==> flow/design.v <==
`timescale 10ns / 1ns
`timescale 10ns / 1ns
module riscv_cpu(
	input  rst,
	input  clk,
	output reg [31:0] PC,
	output Inst_Req_Valid,
	input Inst_Req_Ack,
	input  [31:0] Instruction,
	input Inst_Valid,
	output Inst_Ack,
	output [31:0] Address,
	output MemWrite,
	output [31:0] Write_data,
	output [3:0] Write_strb,
	output MemRead,
	input Mem_Req_Ack,
	input  [31:0] Read_data,
	input Read_data_Valid,
	output Read_data_Ack
);
reg [31:0] IR ;
reg [31:0] MDR;
reg [31:0] PC_reg;
reg [31:0] ALU_reg;
reg [31:0] RF_reg1;
reg [31:0] RF_reg2;
wire RegWrite_Valid;
wire MemRead_Valid ;
wire MemWrite_Valid;
wire [31:0] ALUResult;
wire        zero     ;
wire [31:0] PCset   ;
wire [31:0] PCadd4  ;
wire [31:0] PCoffset;
wire [31:0] signextend_out;
wire [31:0] zeroextend_out;
wire [31:0] shiftleft2_out;
wire [31:0]sext;
wire [31:0]sext_b;
wire [31:0]sext_u;
wire [9:0]ALUOp;
wire [2:0]ALUSrcA;
wire [2:0]ALUSrcB;
wire [3:0]RegSrc;
wire [1:0]Branch;
wire      Reg_Write;   
wire      RegWrite;
wire      BranchPerf;
wire [7:0]MemSrc;
wire      DataRead; 
wire      PCWrite;
wire      IRWrite;
wire      PCSrc;
wire [4 :0] RF_waddr ;
wire [4 :0] RF_raddr1;
wire [4 :0] RF_raddr2;
wire        RF_wen   ;
wire [31:0] RF_wdata ;
wire [31:0] RF_rdata1;
wire [31:0] RF_rdata2;
wire [31:0] ALU_data1;
wire [31:0] ALU_data2;
wire [31:0] MemOutput;
wire [31:0] RegOutput;
wire IR_wen;
assign IR_wen = ~DataRead & IRWrite;
always @(posedge clk) 
begin
    IR <= IR_wen ? Instruction : IR;
end
always @(posedge clk) 
begin
    MDR <= DataRead ? Read_data : MDR;
end
always @(posedge clk) 
begin
    ALU_reg <= ALUResult;
end
always @(posedge clk) 
begin
    RF_reg1 <= RF_rdata1;
end
always @(posedge clk) 
begin
    RF_reg2 <= RF_rdata2;
end
always @(posedge clk) 
begin
    if(rst)
        PC_reg <= PC_reg;
    else
        PC_reg <= PC;
end
always@(posedge clk) 
begin
    if(rst)
         PC <= 32'd0;
    else                  
        PC <= (PCWrite | BranchPerf) ? PCset : PC;           
end
assign BranchPerf = (Branch[0] & zero) | (Branch[1] &~zero);
assign PCset = PCSrc ? ALUResult : ALU_reg; 
control Control(
    clk,
    rst,
    Inst_Req_Ack,
    IR,
    Inst_Valid,
    Mem_Req_Ack,
    Read_data_Valid,
    sext,
    sext_b,
    sext_u,    
    ALUOp,
    ALUSrcA,
    ALUSrcB,
    RegSrc,
    Branch,
    RegWrite,   
    MemSrc,
    Inst_Req_Valid,  
    Inst_Ack,
    MemRead,
    MemWrite, 
    Read_data_Ack,
    DataRead, 
    PCWrite,
    IRWrite,
    PCSrc
);
assign RF_waddr  = IR[11: 7];
assign RF_raddr1 = IR[19:15];
assign RF_raddr2 = IR[24:20];
assign RF_wen    = RegWrite ;
reg_file Reg_file(
    clk,
    rst,
    RF_waddr,
    RF_raddr1,
    RF_raddr2,
    RF_wen,
    RF_wdata,
    RF_rdata1,
    RF_rdata2
);
assign ALU_data1  = (ALUSrcA == 2'b01) ? PC      :
                    (ALUSrcA == 2'b10) ? PC-4    :
                                         RF_reg1 ; 
assign ALU_data2  = (ALUSrcB == 2'b01) ? sext     : 
                    (ALUSrcB == 2'b10) ? sext_b   :
                    (ALUSrcB == 2'b11) ? 32'd4    :
                                         RF_reg2;
alu ALU(
    ALU_data1,
    ALU_data2,
    ALUOp,
    zero,
    ALUResult
);
mem_operation MemOperation(
    MemSrc,
    MDR,
    RF_reg2,
    ALU_reg[1:0],
    MemOutput,
    RegOutput,
    Write_strb
);
assign Address    = {ALU_reg[31:2], 2'b00};
assign Write_data = RegOutput;
assign RF_wdata = RegSrc[0] ? MemOutput:
                  RegSrc[1] ? sext_u:
                  RegSrc[2] ? PC_reg:
                  RegSrc[3] ? ALU_reg:                 
                              ALU_reg;
endmodule
`timescale 10ns / 1ns
module control(
    input clk,
    input rst,
    input  Inst_Req_Ack,
    input  [31:0]inst,
    input  Inst_Valid,
    input  Mem_Req_Ack,
    input  Read_data_Valid,
    output [31:0]sext,
    output [31:0]sext_b,
    output [31:0]sext_u,        
    output [9:0]alu_op,
    output [2:0]alu_src_a,
    output [2:0]alu_src_b,
    output [3:0]reg_src,
    output [1:0]branch,
    output      reg_write,   
    output [7:0]mem_src,
    output Inst_Req_Valid,  
    output Inst_Ack,
    output MemRead,
    output MemWrite, 
    output Read_data_Ack,
    output data_read, 
    output pc_write,
    output ir_write,
    output pc_src
);
wire  [6:0]inst_6_0  ;
wire  [2:0]inst_14_12;
wire  [6:0]inst_31_25;
assign inst_6_0   = inst[6 : 0];
assign inst_14_12 = inst[14:12];
assign inst_31_25 = inst[31:25];
wire type_j;
wire type_r;
wire type_s;
wire type_b;
wire type_i;
wire type_u;
wire type_l;
wire type_ical ;
assign type_j = (inst_6_0==7'b1101111);
assign type_r = (inst_6_0==7'b0110011);
assign type_s = (inst_6_0==7'b0100011);
assign type_b = (inst_6_0==7'b1100011);
assign type_i =  type_l   | type_ical | inst_jalr;
assign type_u  =  inst_lui | inst_auipc;
assign type_ical = (inst_6_0==7'b0010011);
assign type_l    = (inst_6_0==7'b0000011);
wire inst_lui  ;
wire inst_auipc;
wire inst_jal  ;
wire inst_jalr ;
wire inst_beq  ;
wire inst_bne  ;
wire inst_blt  ;
wire inst_bge  ;
wire inst_bltu ;
wire inst_bgeu ;
wire inst_lb   ;
wire inst_lh   ;
wire inst_lw   ;
wire inst_lbu  ;
wire inst_lhu  ;
wire inst_sb   ;
wire inst_sh   ;
wire inst_sw   ;
wire inst_addi ;
wire inst_slti ;
wire inst_sltiu;
wire inst_xori ;
wire inst_ori  ;
wire inst_andi ;
wire inst_slli ;
wire inst_srli ;
wire inst_srai ;
wire inst_add  ;
wire inst_sub  ;
wire inst_sll  ;
wire inst_slt  ;
wire inst_sltu ;
wire inst_xor  ;
wire inst_srl  ;
wire inst_sra  ;
wire inst_or   ;
wire inst_and  ;
assign inst_lui   = (inst_6_0==7'b0110111  );
assign inst_auipc = (inst_6_0==7'b0010111);
assign inst_jal   = (type_j);
assign inst_jalr  = (inst_6_0==7'b1100111 & inst_14_12==3'b000 );
assign inst_beq   = (type_b & inst_14_12==3'b000  );
assign inst_bne   = (type_b & inst_14_12==3'b001  );
assign inst_blt   = (type_b & inst_14_12==3'b100  );
assign inst_bge   = (type_b & inst_14_12==3'b101  );
assign inst_bltu  = (type_b & inst_14_12==3'b110 );
assign inst_bgeu  = (type_b & inst_14_12==3'b111 );
assign inst_lb    = (type_l & inst_14_12==3'b000   );
assign inst_lh    = (type_l & inst_14_12==3'b001   );
assign inst_lw    = (type_l & inst_14_12==3'b010   );
assign inst_lbu   = (type_l & inst_14_12==3'b100  );
assign inst_lhu   = (type_l & inst_14_12==3'b101  );
assign inst_sb    = (type_s & inst_14_12==3'b000   );
assign inst_sh    = (type_s & inst_14_12==3'b001   );
assign inst_sw    = (type_s & inst_14_12==3'b010   );
assign inst_addi  = (type_ical & inst_14_12==3'b000 );
assign inst_slti  = (type_ical & inst_14_12==3'b010 );
assign inst_sltiu = (type_ical & inst_14_12==3'b011);
assign inst_xori  = (type_ical & inst_14_12==3'b100 );
assign inst_ori   = (type_ical & inst_14_12==3'b110  );
assign inst_andi  = (type_ical & inst_14_12==3'b111 );
assign inst_slli  = (type_ical & inst_14_12==3'b001 & inst_31_25==7'b0000000);
assign inst_srli  = (type_ical & inst_14_12==3'b101 & inst_31_25==7'b0000000);
assign inst_srai  = (type_ical & inst_14_12==3'b101 & inst_31_25==7'b0100000);
assign inst_add   = (type_r & inst_14_12==3'b000  & inst_31_25==7'b0000000);
assign inst_sub   = (type_r & inst_14_12==3'b000  & inst_31_25==7'b0100000);
assign inst_sll   = (type_r & inst_14_12==3'b001  & inst_31_25==7'b0000000);
assign inst_slt   = (type_r & inst_14_12==3'b010  & inst_31_25==7'b0000000);
assign inst_sltu  = (type_r & inst_14_12==3'b011 & inst_31_25==7'b0000000);
assign inst_xor   = (type_r & inst_14_12==3'b100  & inst_31_25==7'b0000000);
assign inst_srl   = (type_r & inst_14_12==3'b101  & inst_31_25==7'b0000000);
assign inst_sra   = (type_r & inst_14_12==3'b101  & inst_31_25==7'b0100000);
assign inst_or    = (type_r & inst_14_12==3'b110   & inst_31_25==7'b0000000);
assign inst_and   = (type_r & inst_14_12==3'b111  & inst_31_25==7'b0000000);
wire [9:0]alu_op_tmp     ;
wire [2:0]alu_src_a_tmp  ;
wire [2:0]alu_src_b_tmp  ;
wire [3:0]reg_src_tmp    ;
wire [1:0]branch_tmp     ;
wire      reg_write_tmp  ;    
wire [7:0]mem_src_tmp    ;
assign alu_op_tmp[0] = type_l     | type_s    | inst_jalr  |
                       inst_addi  | inst_add  | inst_jal   |
                       inst_auipc ;
assign alu_op_tmp[1] = inst_beq   | inst_bne  | inst_sub   ;
assign alu_op_tmp[2] = inst_blt   | inst_bge  | inst_slti  |
                       inst_slt   ;
assign alu_op_tmp[3] = inst_bltu  | inst_bgeu | inst_sltiu |
                       inst_sltu  ;
assign alu_op_tmp[4] = inst_andi  | inst_and  ;
assign alu_op_tmp[5] = inst_or    | inst_ori  ;
assign alu_op_tmp[6] = inst_xor   | inst_xori ;
assign alu_op_tmp[7] = inst_sll   | inst_slli ;
assign alu_op_tmp[8] = inst_srl   | inst_srli ;
assign alu_op_tmp[9] = inst_sra   | inst_srai ; 
assign alu_src_a_tmp = (inst_auipc | type_j) ? 2'b10: 2'b00;   
assign alu_src_b_tmp = (type_i | type_s | type_j | inst_auipc) ? 2'b01: 2'b00; 
assign branch_tmp[0] = inst_beq   | inst_bge  | inst_bgeu ;
assign branch_tmp[1] = inst_bne   | inst_blt  | inst_bltu ;
assign mem_src_tmp[0] = inst_lw   ;
assign mem_src_tmp[1] = inst_lb   ;
assign mem_src_tmp[2] = inst_lbu  ;
assign mem_src_tmp[3] = inst_lh   ;
assign mem_src_tmp[4] = inst_lhu  ;
assign mem_src_tmp[5] = inst_sw   ;
assign mem_src_tmp[6] = inst_sb   ;
assign mem_src_tmp[7] = inst_sh   ;
assign reg_write_tmp  = type_u | type_r | type_j | type_ical | inst_jalr | type_l;
assign reg_src_tmp[0] = type_l   ;
assign reg_src_tmp[1] = inst_lui ;
assign reg_src_tmp[2] = inst_jalr| type_j;
assign reg_src_tmp[3] = 1'b0;
wire [31:0]imm_i;
wire [31:0]imm_s;
wire [31:0]imm_b;
wire [31:0]imm_u;
wire [31:0]imm_j;
assign imm_i  = {{21{inst[31]}}, inst[30:20]};
assign imm_s  = {{21{inst[31]}}, inst[30:25], inst[11:7]};
assign imm_b  = {{20{inst[31]}}, inst[7], inst[30:25], inst[11:8], 1'b0};
assign imm_u  = {inst[31:12], 12'b0};
assign imm_j  = {{12{inst[31]}}, inst[19:12], inst[20], inst[30:21], 1'b0};
assign sext = ({32{type_i}} & {imm_i})
            | ({32{type_s}} & {imm_s})
            | ({32{type_b}} & {imm_b})
            | ({32{type_u}} & {imm_u})
            | ({32{type_j}} & {imm_j});
assign sext_b = imm_b;
assign sext_u = imm_u;
reg [3:0]current_state;
wire [3:0]next_state;
wire [ 3:0] IF_next;
wire [ 3:0] IW_next;
wire [ 3:0] ID_next;
wire [ 3:0] EX_next;  
wire [ 3:0] LD_next;
wire [ 3:0] RW_next;
wire [ 3:0] ST_next;
wire [ 3:0] WB_next;
assign IF_next    = (Inst_Req_Ack) ? 4'b0001: 4'b0000; 
assign IW_next    = (Inst_Valid)   ? 4'b0010: 4'b0001;  
assign ID_next    = 4'b0011;
assign EX_next    = (type_l) ? 4'b0110:
                    (type_s) ? 4'b0101:
                    (type_b) ? 4'b0000:
                               4'b0100;                                             
assign LD_next    = (Mem_Req_Ack)     ? 4'b0111: 4'b0110 ;
assign RW_next    = (Read_data_Valid) ? 4'b0100 : 4'b0111;
assign ST_next    = (Mem_Req_Ack)     ? 4'b0000 : 4'b0101 ;
assign WB_next    = 4'b0000;
assign next_state = (current_state == 4'b0000)  ? IF_next :
                    (current_state == 4'b0001)  ? IW_next :
                    (current_state == 4'b0010)  ? ID_next :
                    (current_state == 4'b0011)  ? EX_next :
                    (current_state == 4'b0110)  ? LD_next :
                    (current_state == 4'b0111) ? RW_next :
                    (current_state == 4'b0101)  ? ST_next :
                    (current_state == 4'b0100)  ? WB_next :
                                            4'b0000;
always@(posedge clk) begin     
    current_state <= (rst) ? 4'b1000 : next_state;
end
assign Inst_Req_Valid = (current_state == 4'b0000);    
assign Inst_Ack       = (current_state == 4'b0001 || current_state == 4'b1000);  
assign MemRead        = (current_state == 4'b0110);
assign MemWrite       = (current_state == 4'b0101);      
assign Read_data_Ack  = (current_state == 4'b0111);
assign alu_op    = (current_state == 4'b0000 || current_state == 4'b0010) ? 10'b0000000001:   
                   alu_op_tmp   ;
assign alu_src_a = (current_state == 4'b0000) ? 2'b01:
                   (current_state == 4'b0010) ? 2'b10:  
                   alu_src_a_tmp; 
assign alu_src_b = (current_state == 4'b0000) ? 2'b11:
                   (current_state == 4'b0010) ? 2'b10:
                   alu_src_b_tmp;
assign reg_src   = (current_state == 4'b0100) ? reg_src_tmp : 3'b0001;
assign branch    = (current_state == 4'b0000 || current_state == 4'b0001 || current_state == 4'b0010 || current_state == 4'b1000) ? 2'b0 : branch_tmp ;
assign mem_src   = (current_state == 4'b0000 || current_state == 4'b0001 || current_state == 4'b0010 || current_state == 4'b1000) ? 8'b0 : mem_src_tmp;
assign reg_write = (current_state == 4'b0100) ? reg_write_tmp : 1'b0;
assign data_read = (current_state == 4'b0111 && Read_data_Ack && Read_data_Valid);  
assign pc_write  = (current_state == 4'b0000 && Inst_Req_Ack  && Inst_Req_Valid || current_state == 4'b0011 && (type_j || inst_jalr));
assign ir_write  = (current_state == 4'b0001 && Inst_Valid && Inst_Ack);     
assign pc_src    = (current_state == 4'b0000 || current_state == 4'b0011 && (type_j || inst_jalr));
endmodule
`timescale 10ns / 1ns
module alu(
    input [32 - 1:0] A,
    input [32 - 1:0] B,
    input [9:0] alu_op,
    output Zero,
    output [32 - 1:0] Result
);
wire alu_add ;    
wire alu_sub ;    
wire alu_slt ;    
wire alu_sltu;    
wire alu_and ;    
wire alu_or  ;    
wire alu_xor ;    
wire alu_sll ;    
wire alu_srl ;    
wire alu_sra ;    
assign alu_add  = alu_op[0];
assign alu_sub  = alu_op[1];
assign alu_slt  = alu_op[2];
assign alu_sltu = alu_op[3];
assign alu_and  = alu_op[4];
assign alu_or   = alu_op[5];
assign alu_xor  = alu_op[6];
assign alu_sll  = alu_op[7];
assign alu_srl  = alu_op[8];
assign alu_sra  = alu_op[9];
wire [31:0] add_sub_result; 
wire [31:0] slt_result; 
wire [31:0] sltu_result;
wire [31:0] and_result;
wire [31:0] or_result;
wire [31:0] xor_result;
wire [31:0] sll_result; 
wire [31:0] srl_result; 
wire [31:0] sra_result; 
wire [31:0] adder_a     ;
wire [31:0] adder_b     ;
wire [33:0] adder_result;
wire        adder_cin   ;
assign adder_a      = A;
assign adder_b      = (alu_sub | alu_slt) ? ~B : B;
assign adder_cin    = (alu_sub | alu_slt);
assign adder_result = {adder_a,adder_cin} + {adder_b,adder_cin};
assign add_sub_result = adder_result[32:1];
assign slt_result[31:1] = 31'b0;
assign slt_result[0]    = (A[31]  & ~B[31])
                        | ((A[31] ~^ B[31]) & adder_result[32]);
assign sltu_result[31:1] = 31'b0;
assign sltu_result[0]    = (A < B);                        
assign and_result = A & B;
assign or_result  = A | B;
assign xor_result = A ^ B;
assign sll_result = A << B[4:0];
assign sra_result = {{31{A[31]}}, 1'b0} << ~(B[4:0]) | A >> B[4:0];
assign srl_result = A >> B[4:0];
assign Zero     = ({Result} == 32'b0);
assign Result     = ({32{alu_add | alu_sub}} & add_sub_result)
                  | ({32{alu_slt          }} & slt_result    )
                  | ({32{alu_sltu         }} & sltu_result   )
                  | ({32{alu_and          }} & and_result    )
                  | ({32{alu_or           }} & or_result     )
                  | ({32{alu_xor          }} & xor_result    )
                  | ({32{alu_sll          }} & sll_result    )
                  | ({32{alu_sra          }} & sra_result    )
                  | ({32{alu_srl          }} & srl_result    );                                    
endmodule
`timescale 10ns / 1ns
module mem_operation(
    input  [7 :0]control_code,
    input  [31:0]mem_input,
    input  [31:0]reg_input,
    input  [1 :0]ea,    
    output [31:0]mem_output,
    output [31:0]reg_output,
    output [3 :0]write_strb
);
wire [31:0] lw_result ;
wire [31:0] lb_result ;
wire [31:0] lbu_result;
wire [31:0] lh_result ;
wire [31:0] lhu_result;
assign lw_result  = mem_input;
assign lb_result  = ({32{ea==2'b00}} & {{24{mem_input[ 7]}},mem_input[7 : 0]})
                  | ({32{ea==2'b01}} & {{24{mem_input[15]}},mem_input[15: 8]})
                  | ({32{ea==2'b10}} & {{24{mem_input[23]}},mem_input[23:16]})
                  | ({32{ea==2'b11}} & {{24{mem_input[31]}},mem_input[31:24]});
assign lbu_result = ({32{ea==2'b00}} & {{24'd0},mem_input[7 : 0]})
                  | ({32{ea==2'b01}} & {{24'd0},mem_input[15: 8]})
                  | ({32{ea==2'b10}} & {{24'd0},mem_input[23:16]})
                  | ({32{ea==2'b11}} & {{24'd0},mem_input[31:24]});
assign lh_result  = ({32{ea[1]==1'b0}} & {{16{mem_input[15]}},mem_input[15: 0]})               
                  | ({32{ea[1]==1'b1}} & {{16{mem_input[31]}},mem_input[31:16]});
assign lhu_result = ({32{ea[1]==1'b0}} & {{16'd0},mem_input[15: 0]})
                  | ({32{ea[1]==1'b1}} & {{16'd0},mem_input[31:16]});
assign mem_output = ({32{control_code[0]}} & lw_result )
                  | ({32{control_code[1]}} & lb_result )
                  | ({32{control_code[2]}} & lbu_result)
                  | ({32{control_code[3]}} & lh_result )
                  | ({32{control_code[4]}} & lhu_result); 
wire [3:0] sw_strb ;
wire [3:0] sb_strb ;
wire [3:0] sh_strb ;
assign sw_strb  = 4'b1111;
assign sb_strb  = ({4{ea==2'b00}} & 4'b0001)
                | ({4{ea==2'b01}} & 4'b0010)
                | ({4{ea==2'b10}} & 4'b0100)
                | ({4{ea==2'b11}} & 4'b1000);
assign sh_strb  = ({4{ea[1]==1'b0}} & 4'b0011)
                | ({4{ea[1]==1'b1}} & 4'b1100);
assign write_strb = ({4{control_code[5]}} & sw_strb )
                  | ({4{control_code[6]}} & sb_strb )
                  | ({4{control_code[7]}} & sh_strb );
wire [31:0] sw_result ;
wire [31:0] sb_result ;
wire [31:0] sh_result ;
assign sw_result  = reg_input;
assign sb_result  = ({32{ea[1:0]==2'b00}} & {24'd0,reg_input[ 7: 0]      })
                  | ({32{ea[1:0]==2'b01}} & {16'd0,reg_input[ 7: 0], 8'd0})
                  | ({32{ea[1:0]==2'b10}} & { 8'd0,reg_input[ 7: 0],16'd0})
                  | ({32{ea[1:0]==2'b11}} & {      reg_input[ 7: 0],24'd0});
assign sh_result  = ({32{ea[1]==1'b0 }} & {16'd0,reg_input[15: 0]})
                  | ({32{ea[1]==1'b1 }} & {reg_input[15: 0],16'd0});
assign reg_output = ({32{control_code[5]}} & sw_result )
                  | ({32{control_code[6]}} & sb_result )
                  | ({32{control_code[7]}} & sh_result );
endmodule
`timescale 10 ns / 1 ns
module reg_file(
	input clk,
	input rst,
	input [5 - 1:0] waddr,
	input [5 - 1:0] raddr1,
	input [5 - 1:0] raddr2,
	input wen,
	input [32 - 1:0] wdata,
	output [32 - 1:0] rdata1,
	output [32 - 1:0] rdata2
);
	reg [32-1:0] rf[32 - 1:0];
	assign rdata1=rf[raddr1];
	assign rdata2=rf[raddr2];
	always@(posedge clk)
	begin
	  	if(rst)
	  	begin
	  		rf[0]<=0;
			rf[1]<=0;
	  		rf[2]<=0;
			rf[3]<=0;
	  		rf[4]<=0;
			rf[5]<=0;
	  		rf[6]<=0;
			rf[7]<=0;
	  		rf[8]<=0;
			rf[9]<=0;
	  		rf[10]<=0;
			rf[11]<=0;
	  		rf[12]<=0;
			rf[13]<=0;
	  		rf[14]<=0;
			rf[15]<=0;
	  		rf[16]<=0;
			rf[17]<=0;
	  		rf[18]<=0;
			rf[19]<=0;
	  		rf[20]<=0;
			rf[21]<=0;
	  		rf[22]<=0;
			rf[23]<=0;
	  		rf[24]<=0;
			rf[25]<=0;
	  		rf[26]<=0;
			rf[27]<=0;
	  		rf[28]<=0;
			rf[29]<=0;
	  		rf[30]<=0;
			rf[31]<=0;															
		end
		else 
		begin
			if(wen==1&&waddr!=0)
			begin
				rf[waddr]<=wdata;
			end
		end
	end
endmodule
--- tool output ---
== From RTL to reports: riscv_cpu ==
Module riscv_cpu before and after one edit of its RTL, step after step.
Lines under "original" count in the file above, lines under "edited" in the edited file.
"difference" is "edited" less "original", of the values as shown; "relative change" is that difference over "original", in percent.
Cell names lack the library's common part.
The mark n/a stands for no value.

* Top: riscv_cpu
* Clock input: clk
* Library: sky130hd
* Corner: tt_025C_1v80

== Diff ==
Unified diff, file above to edited file.
A script made this edit. It changes what the design does and was not meant as an optimisation.

<pre>
@@ -25,5 +25,5 @@
 reg [31:0] ALU_reg;
 reg [31:0] RF_reg1;
-reg [31:0] RF_reg2;
+reg [15:0] RF_reg2;
 wire RegWrite_Valid;
 wire MemRead_Valid ;
</pre>

== Elaborated design ==
Source: Yosys, flattened and elaborated, memories not mapped. Widths are those after wreduce; folded enables and synchronous resets count as part of the registers. Registers that Yosys merges into a memory's read port (data or address) are not register bits. Print and check cells do not count.
Memory sizes are those after Yosys's memory passes, which may raise the word count (mostly to a power of two), join words into wider ones and drop unused or constant bits.

{| class="wikitable"
|+ Operators by class
! what !! original !! edited !! difference !! relative change (%)
|-
| $add $sub $neg || 2 || 2 || 0 || 0.00
|-
| bitwise operators || 180 || 180 || 0 || 0.00
|-
| shift-type cells || 3 || 3 || 0 || 0.00
|-
| order comparisons || 1 || 1 || 0 || 0.00
|-
| reduce/logical cells || 21 || 21 || 0 || 0.00
|-
| mux-type cells || 43 || 43 || 0 || 0.00
|-
| equal/unequal tests || 33 || 33 || 0 || 0.00
|}

{| class="wikitable"
|+ Operator list
! kind !! original !! edited !! difference !! relative change (%)
|-
| AND 32 bit || 29 || 28 || -1 || -3.45
|-
| two-way mux 32 bit || 12 || 11 || -1 || -8.33
|-
| AND 32 x 16 -> 32 bit || 4 || 5 || +1 || +25.00
|-
| two-way mux 16 bit || 0 || 1 || +1 || n/a
|-
| AND 1 bit || 49 || 49 || 0 || 0.00
|-
| OR 1 bit || 42 || 42 || 0 || 0.00
|-
| OR 32 bit || 32 || 32 || 0 || 0.00
|-
| two-way mux 4 bit || 9 || 9 || 0 || 0.00
|-
| logical OR 1 bit || 8 || 8 || 0 || 0.00
|-
| logical AND 1 bit || 7 || 7 || 0 || 0.00
|-
| two-way mux 1 bit || 7 || 7 || 0 || 0.00
|-
| two-way mux 2 bit || 6 || 6 || 0 || 0.00
|-
| AND 32 x 8 -> 32 bit || 5 || 5 || 0 || 0.00
|-
| equality test 3 x 2 -> 1 bit with constant B || 5 || 5 || 0 || 0.00
|-
| two-way mux 3 bit || 5 || 5 || 0 || 0.00
|-
| equality test 3 bit with constant B || 4 || 4 || 0 || 0.00
|-
| equality test 4 x 3 -> 1 bit with constant B || 4 || 4 || 0 || 0.00
|-
| equality test 7 x 6 -> 1 bit with constant B || 4 || 4 || 0 || 0.00
|-
| NOT 1 bit || 4 || 4 || 0 || 0.00
|-
| equality test 3 x 1 -> 1 bit with constant B || 3 || 3 || 0 || 0.00
|-
| equality test 7 bit with constant B || 3 || 3 || 0 || 0.00
|-
| OR 4 bit || 3 || 3 || 0 || 0.00
|-
| AND 32 x 1 -> 32 bit || 2 || 2 || 0 || 0.00
|-
| AND 4 bit || 2 || 2 || 0 || 0.00
|-
| equality test 2 bit with constant B || 2 || 2 || 0 || 0.00
|-
| equality test 4 x 2 -> 1 bit with constant B || 2 || 2 || 0 || 0.00
|-
| equality test 7 x 5 -> 1 bit with constant B || 2 || 2 || 0 || 0.00
|-
| two-way mux 5 bit || 2 || 2 || 0 || 0.00
|}

The list need not be complete.

{| class="wikitable"
|+ Word-level totals
! what !! original !! edited !! difference !! relative change (%)
|-
| flip-flop bits (word level) || 164 || 164 || 0 || 0.00
|-
| memory bits (writable) || 1024 || 1024 || 0 || 0.00
|-
| elaborated cells || 290 || 290 || 0 || 0.00
|-
| input bits || 70 || 70 || 0 || 0.00
|-
| memories kept || 1 || 1 || 0 || 0.00
|}

== Depth ==
Depth = most cells in a row (Yosys ltp): at word level without a register or memory, in the mapped netlist without a sequential cell, where the memories' decode and read muxes count.

{| class="wikitable"
|+ Logic depth
! what !! original !! edited !! difference !! relative change (%)
|-
| depth after elaboration || 32 || 32 || 0 || 0.00
|-
| ABC_AREA || 0 || 0 || n/a || n/a
|-
| depth in mapped cells || 33 || 33 || 0 || 0.00
|}

== Synthesis result ==
Yosys stat after the flow's synthesis: flattened, memories mapped to cells. It holds for the ABC_AREA given above (unset counts as 0); a run with the other value may have another netlist.

{| class="wikitable"
|+ Synthesis totals
! what !! original !! edited !! difference !! relative change (%)
|-
| standard cells after synthesis || 5784 || 5476 || -308 || -5.33
|-
| sequential part of the area (um^2) || 36374.9 || 36054.6 || -320.3 || -0.88
|-
| mapped flip-flops || 1257 || 1241 || -16 || -1.27
|-
| cell area after synthesis (um^2) || 72155.5 || 67464.7 || -4690.8 || -6.50
|}

{| class="wikitable"
|+ Cell types
! type !! original !! edited !! difference !! relative change (%)
|-
| mux4_2 || 642 || 489 || -153 || -23.83
|-
| nand2_1 || 320 || 268 || -52 || -16.25
|-
| nor4_1 || 74 || 32 || -42 || -56.76
|-
| buf_2 || 44 || 5 || -39 || -88.64
|-
| nand4_1 || 61 || 25 || -36 || -59.02
|-
| o21ai_0 || 111 || 139 || +28 || +25.23
|-
| xor2_1 || 31 || 7 || -24 || -77.42
|-
| and2_1 || 14 || 37 || +23 || +164.29
|-
| mux2_2 || 78 || 56 || -22 || -28.21
|-
| o31ai_2 || 22 || 0 || -22 || -100.00
|-
| a221oi_1 || 5 || 27 || +22 || +440.00
|-
| a211oi_1 || 74 || 54 || -20 || -27.03
|-
| o211ai_1 || 31 || 49 || +18 || +58.06
|-
| buf_1 || 80 || 63 || -17 || -21.25
|-
| dfxtp_1 || 137 || 121 || -16 || -11.68
|-
| inv_1 || 135 || 120 || -15 || -11.11
|-
| a22oi_1 || 12 || 27 || +15 || +125.00
|-
| clkbuf_1 || 419 || 433 || +14 || +3.34
|}

The list need not be complete.
The figures by module come from a second, unflattened synthesis with its own total; it is not the netlist above.

{| class="wikitable"
|+ Unflattened totals
! what !! original !! edited !! difference !! relative change (%)
|-
| cells (unflattened synthesis) || 7057 || 7026 || -31 || -0.44
|-
| area (unflattened synthesis) (um^2) || 76626.0 || 76216.8 || -409.2 || -0.53
|}

Rows give one instance, submodules left out.

{| class="wikitable"
|+ By module, original
! module !! cells !! times used !! seq. area (um^2) !! area (um^2)
|-
| reg_file || 4614 || 1 || 30749.5 || 56078.8
|-
| riscv_cpu || 855 || 1 || 5445.2 || 9113.7
|-
| alu || 1185 || 1 || 0.0 || 8633.3
|-
| control || 245 || 1 || 180.2 || 1755.4
|-
| mem_operation || 158 || 1 || 0.0 || 1044.8
|}

{| class="wikitable"
|+ By module, edited
! module !! cells !! times used !! seq. area (um^2) !! area (um^2)
|-
| reg_file || 4605 || 1 || 30749.5 || 55998.7
|-
| riscv_cpu || 833 || 1 || 5124.9 || 8784.7
|-
| alu || 1185 || 1 || 0.0 || 8633.3
|-
| control || 245 || 1 || 180.2 || 1755.4
|-
| mem_operation || 158 || 1 || 0.0 || 1044.8
|}

== Timing after synthesis ==
OpenSTA on the mapped netlist: ideal clock, no wires. The path of least setup slack (recovery checks aside). Input and output delay are each 20% of the period. Register names are those of the netlist, which keeps one name where synthesis merged equal registers.

{| class="wikitable"
|+ Timing post-synthesis
! what !! original !! edited !! difference !! relative change (%)
|-
| path type || register to register || register to register || n/a || n/a
|-
| from || reg IR[12] || reg IR[6] || n/a || n/a
|-
| to || reg PC[16] || reg PC[11] || n/a || n/a
|-
| arrival (ns) || 6.828 || 7.235 || +0.407 || +5.96
|-
| path buffers || 7 || 4 || -3 || -42.86
|-
| delay of the path (ns) || 6.969 || 7.358 || +0.389 || +5.58
|-
| path slack (ns) || 1.532 || 1.142 || -0.390 || n/a
|-
| stages on the path || 32 || 29 || -3 || -9.38
|-
| library setup time (ns) || 0.141 || 0.123 || -0.018 || n/a
|-
| period (ns) || 8.5 || 8.5 || 0.0 || 0.00
|-
| synthesis period reached (ns) || 6.968 || 7.358 || +0.390 || +5.60
|}

"delay of the path" = arrival - input delay + setup time.
"stages on the path" counts driving pins, that of a launching flip-flop among them; a cell with two outputs on the path counts twice.
"synthesis period reached" = period - worst setup slack (recovery checks aside). The figure is calculated, with input and output delays left at 20% of the set period.
Between the ends stands the longest chain of elaborated cells between them, by number of cells; it is not shown to be the way that was timed. Of several equally long chains one is given.
A line is the first line of the expression or statement that the cell stems from. Yosys adds cells for indexed reads and writes and turns some case tables into memories.

Between the ends, post-synthesis, original:
* Path through: edfxtp_1 > buf_2 > nor3_1 > o211a_1 > clkbuf_1 > o21ai_0 > a311oi_1 > nor2_1 > inv_1 > buf_2 > buf_1 > clkbuf_1 > buf_2 > xnor2_1 > ha_1 > and2_1 > and4_1 > nand2_1 > or2_2 > mux2_2 > o21ai_1 > o22ai_1 > o2111ai_1 > a21oi_1 > or4_4 > or4bb_1 > nor4_4 > a221oi_2 > or2_4 > nor2_4 > buf_6 > o31ai_2
* Elaborated cells between the ends (all ways): 136

{| class="wikitable"
|+ RTL lines, path post-synthesis, original
! what !! RTL line !! RTL
|-
| from (decl) || 22 || <nowiki>reg [31:0] IR ;</nowiki>
|-
| from (assign) || 70 || <nowiki>IR <= IR_wen ? Instruction : IR;</nowiki>
|-
| to (assign) || 98 || <nowiki>PC <= 32'd0;</nowiki>
|-
| to (assign) || 100 || <nowiki>PC <= (PCWrite | BranchPerf) ? PCset : PC;</nowiki>
|-
| to (decl) || 6 || <nowiki>output reg [31:0] PC,</nowiki>
|}

original: Chain of elaborated cells between the ends: none given.

Between the ends, post-synthesis, edited:
* Path through: edfxtp_1 > clkbuf_1 > or3b_2 > o22a_1 > nand3_1 > a21boi_0 > nor2_1 > clkbuf_1 > clkbuf_1 > buf_1 > xnor2_1 > ha_1 > o21ai_0 > nand2b_1 > a41oi_1 > a311oi_1 > o21ai_0 > o21ba_2 > o21ai_0 > xor2_1 > a221oi_1 > or4b_2 > nor4_1 > nand4_1 > nor3_2 > a2111oi_0 > nand2b_4 > nor2_4 > mux2_1
* Length of the longest elaborated chain: 32
* Elaborated cells between the ends (all ways): 150

{| class="wikitable"
|+ RTL lines, path post-synthesis, edited
! what !! RTL line !! RTL
|-
| from (decl) || 22 || <nowiki>reg [31:0] IR ;</nowiki>
|-
| from (assign) || 70 || <nowiki>IR <= IR_wen ? Instruction : IR;</nowiki>
|-
| equality test 7 x 2 -> 1 bit || 228 || <nowiki>assign type_l    = (inst_6_0==7'b0000011);</nowiki>
|-
| OR 1 bit x2 || 225 || <nowiki>assign type_i =  type_l   | type_ical | inst_jalr;</nowiki>
|-
| OR 1 bit x3 || 325 || <nowiki>assign alu_src_b_tmp = (type_i | type_s | type_j | inst_auipc) ? 2'b01: 2'b00;</nowiki>
|-
| two-way mux 1 bit || 325 ||
|-
| two-way mux 2 bit || 402 || <nowiki>(current_state == 4'b0010) ? 2'b10:</nowiki>
|-
| two-way mux 3 bit || 401 || <nowiki>assign alu_src_b = (current_state == 4'b0000) ? 2'b11:</nowiki>
|-
| equality test 3 x 2 -> 1 bit || 152 || <nowiki>(ALUSrcB == 2'b11) ? 32'd4    :</nowiki>
|-
| [8 not listed] || n/a ||
|-
| AND 32 x 1 -> 32 bit || 472 || <nowiki>| ({32{alu_slt          }} & slt_result    )</nowiki>
|-
| OR 32 bit x8 || 471 || <nowiki>assign Result     = ({32{alu_add | alu_sub}} & add_sub_result)</nowiki>
|-
| logical NOT 32 bit || 470 || <nowiki>assign Zero     = ({Result} == 32'b0);</nowiki>
|-
| NOT 1 bit || 102 || <nowiki>assign BranchPerf = (Branch[0] & zero) | (Branch[1] &~zero);</nowiki>
|-
| AND 1 bit || 102 ||
|-
| OR 1 bit || 102 ||
|-
| OR 1 bit || 100 || <nowiki>PC <= (PCWrite | BranchPerf) ? PCset : PC;</nowiki>
|-
| to (assign) || 98 || <nowiki>PC <= 32'd0;</nowiki>
|-
| to (assign) || 100 ||
|-
| to (decl) || 6 || <nowiki>output reg [31:0] PC,</nowiki>
|}

== Path in the finished layout ==
From the final timing report of each run of set A: the path of least setup slack in the routed layout; clock arrival at registers is part of the times.

{| class="wikitable"
|+ Timing post-layout
! what !! original !! edited !! difference !! relative change (%)
|-
| path type || register to register || register to register || n/a || n/a
|-
| from || reg IR[13] || reg IR[6] || n/a || n/a
|-
| to || reg PC[4] || reg PC[11] || n/a || n/a
|-
| path slack (ns) || 2.44 || 2.52 || +0.08 || n/a
|-
| arrival (ns) || 10.30 || 10.15 || -0.15 || -1.46
|-
| library setup time (ns) || 0.05 || 0.11 || +0.06 || n/a
|-
| stages on the path || 25 || 27 || +2 || +8.00
|-
| period (ns) || 12.0 || 12.0 || 0.0 || 0.00
|-
| path buffers || 0 || 0 || 0 || n/a
|}

Between the ends, post-layout, original:
* Path through: edfxtp_1 > nor3_1 > o211a_1 > a211o_1 > o211ai_1 > and2_1 > clkinv_1 > xnor2_1 > ha_1 > nand2_1 > o21ai_0 > a21o_1 > a21o_1 > a41oi_1 > o21ai_0 > xor2_1 > a211oi_1 > o211ai_1 > nor4_1 > nand4_1 > nor4_4 > a221oi_2 > or2_4 > nor2_4 > a31o_2
* Elaborated cells between the ends (all ways): 136

{| class="wikitable"
|+ RTL lines, path post-layout, original
! what !! RTL line !! RTL
|-
| from (decl) || 22 || <nowiki>reg [31:0] IR ;</nowiki>
|-
| from (assign) || 70 || <nowiki>IR <= IR_wen ? Instruction : IR;</nowiki>
|-
| to (assign) || 98 || <nowiki>PC <= 32'd0;</nowiki>
|-
| to (assign) || 100 || <nowiki>PC <= (PCWrite | BranchPerf) ? PCset : PC;</nowiki>
|-
| to (decl) || 6 || <nowiki>output reg [31:0] PC,</nowiki>
|}

original: Chain of elaborated cells between the ends: none given.

Between the ends, post-layout, edited:
* Path through: edfxtp_1 > or3b_2 > o22a_1 > nand3_1 > nand2_1 > a21oi_1 > a21oi_1 > inv_1 > nand2_1 > o21ai_0 > ha_1 > a21oi_1 > o21ai_0 > or3_1 > o22ai_1 > o21ai_0 > mux2i_1 > o2111ai_1 > or3_1 > or4_1 > nor4_2 > nand4_1 > nor3_2 > a2111oi_0 > nand2b_4 > nor2_4 > mux2_1
* Elaborated cells between the ends (all ways): 150

{| class="wikitable"
|+ RTL lines, path post-layout, edited
! what !! RTL line !! RTL
|-
| from (decl) || 22 || <nowiki>reg [31:0] IR ;</nowiki>
|-
| from (assign) || 70 || <nowiki>IR <= IR_wen ? Instruction : IR;</nowiki>
|-
| to (assign) || 98 || <nowiki>PC <= 32'd0;</nowiki>
|-
| to (assign) || 100 || <nowiki>PC <= (PCWrite | BranchPerf) ? PCset : PC;</nowiki>
|-
| to (decl) || 6 || <nowiki>output reg [31:0] PC,</nowiki>
|}

edited: Chain of elaborated cells between the ends: none given.

== Measured runs ==
Runs of the flow (Yosys, OpenROAD) on both versions; the two runs of a pair have the same settings. The constraints put input and output delay at 20% of the set period each and load the outputs with 0.01 pF.

Flow settings, set A:
* CELL_PAD_IN_SITES_GLOBAL_PLACEMENT: 1
* CORE_ASPECT_RATIO: 0.84
* CORE_UTILIZATION: 53
* CTS_CLUSTER_SIZE: 100
* PLACE_DENSITY: 0.49
* SETUP_SLACK_MARGIN: -0.26
* SLEW_MARGIN: 35
* TNS_END_PERCENT: 100
* period_ns: 12.0
* CAP_MARGIN: 20
* CORE_MARGIN: 2

{| class="wikitable"
|+ Final reports, set A
! what !! original !! edited !! difference !! relative change (%)
|-
| overall power (mW) || 11.160 || 10.448 || -0.712 || -6.38
|-
| post-route worst hold slack (ns) || 0.490 || 0.488 || -0.002 || n/a
|-
| setup slack of the worst path (ns) || 2.445 || 2.524 || +0.079 || n/a
|-
| utilization after layout (%) || 59.5 || 60.3 || +0.8 || n/a
|-
| die size (um^2) || 139121.0 || 130174.0 || -8947.0 || -6.43
|-
| standard-cell area after routing (um^2) || 80727.4 || 75875.3 || -4852.1 || -6.01
|-
| synthesis area (um^2) || 72155.5 || 67464.7 || -4690.8 || -6.50
|-
| period achieved (ns) || 9.555 || 9.476 || -0.079 || -0.83
|-
| post-route setup TNS (ns) || 0.000 || 0.000 || 0.000 || n/a
|}

"period achieved": clock period set for the run, less the worst setup slack. It is reckoned from that one timing run; input and output delays stay at 20% of the period that was set.
"overall power" rests on the timing tool's default activity at the inputs, not on a simulated workload.
--- end ---
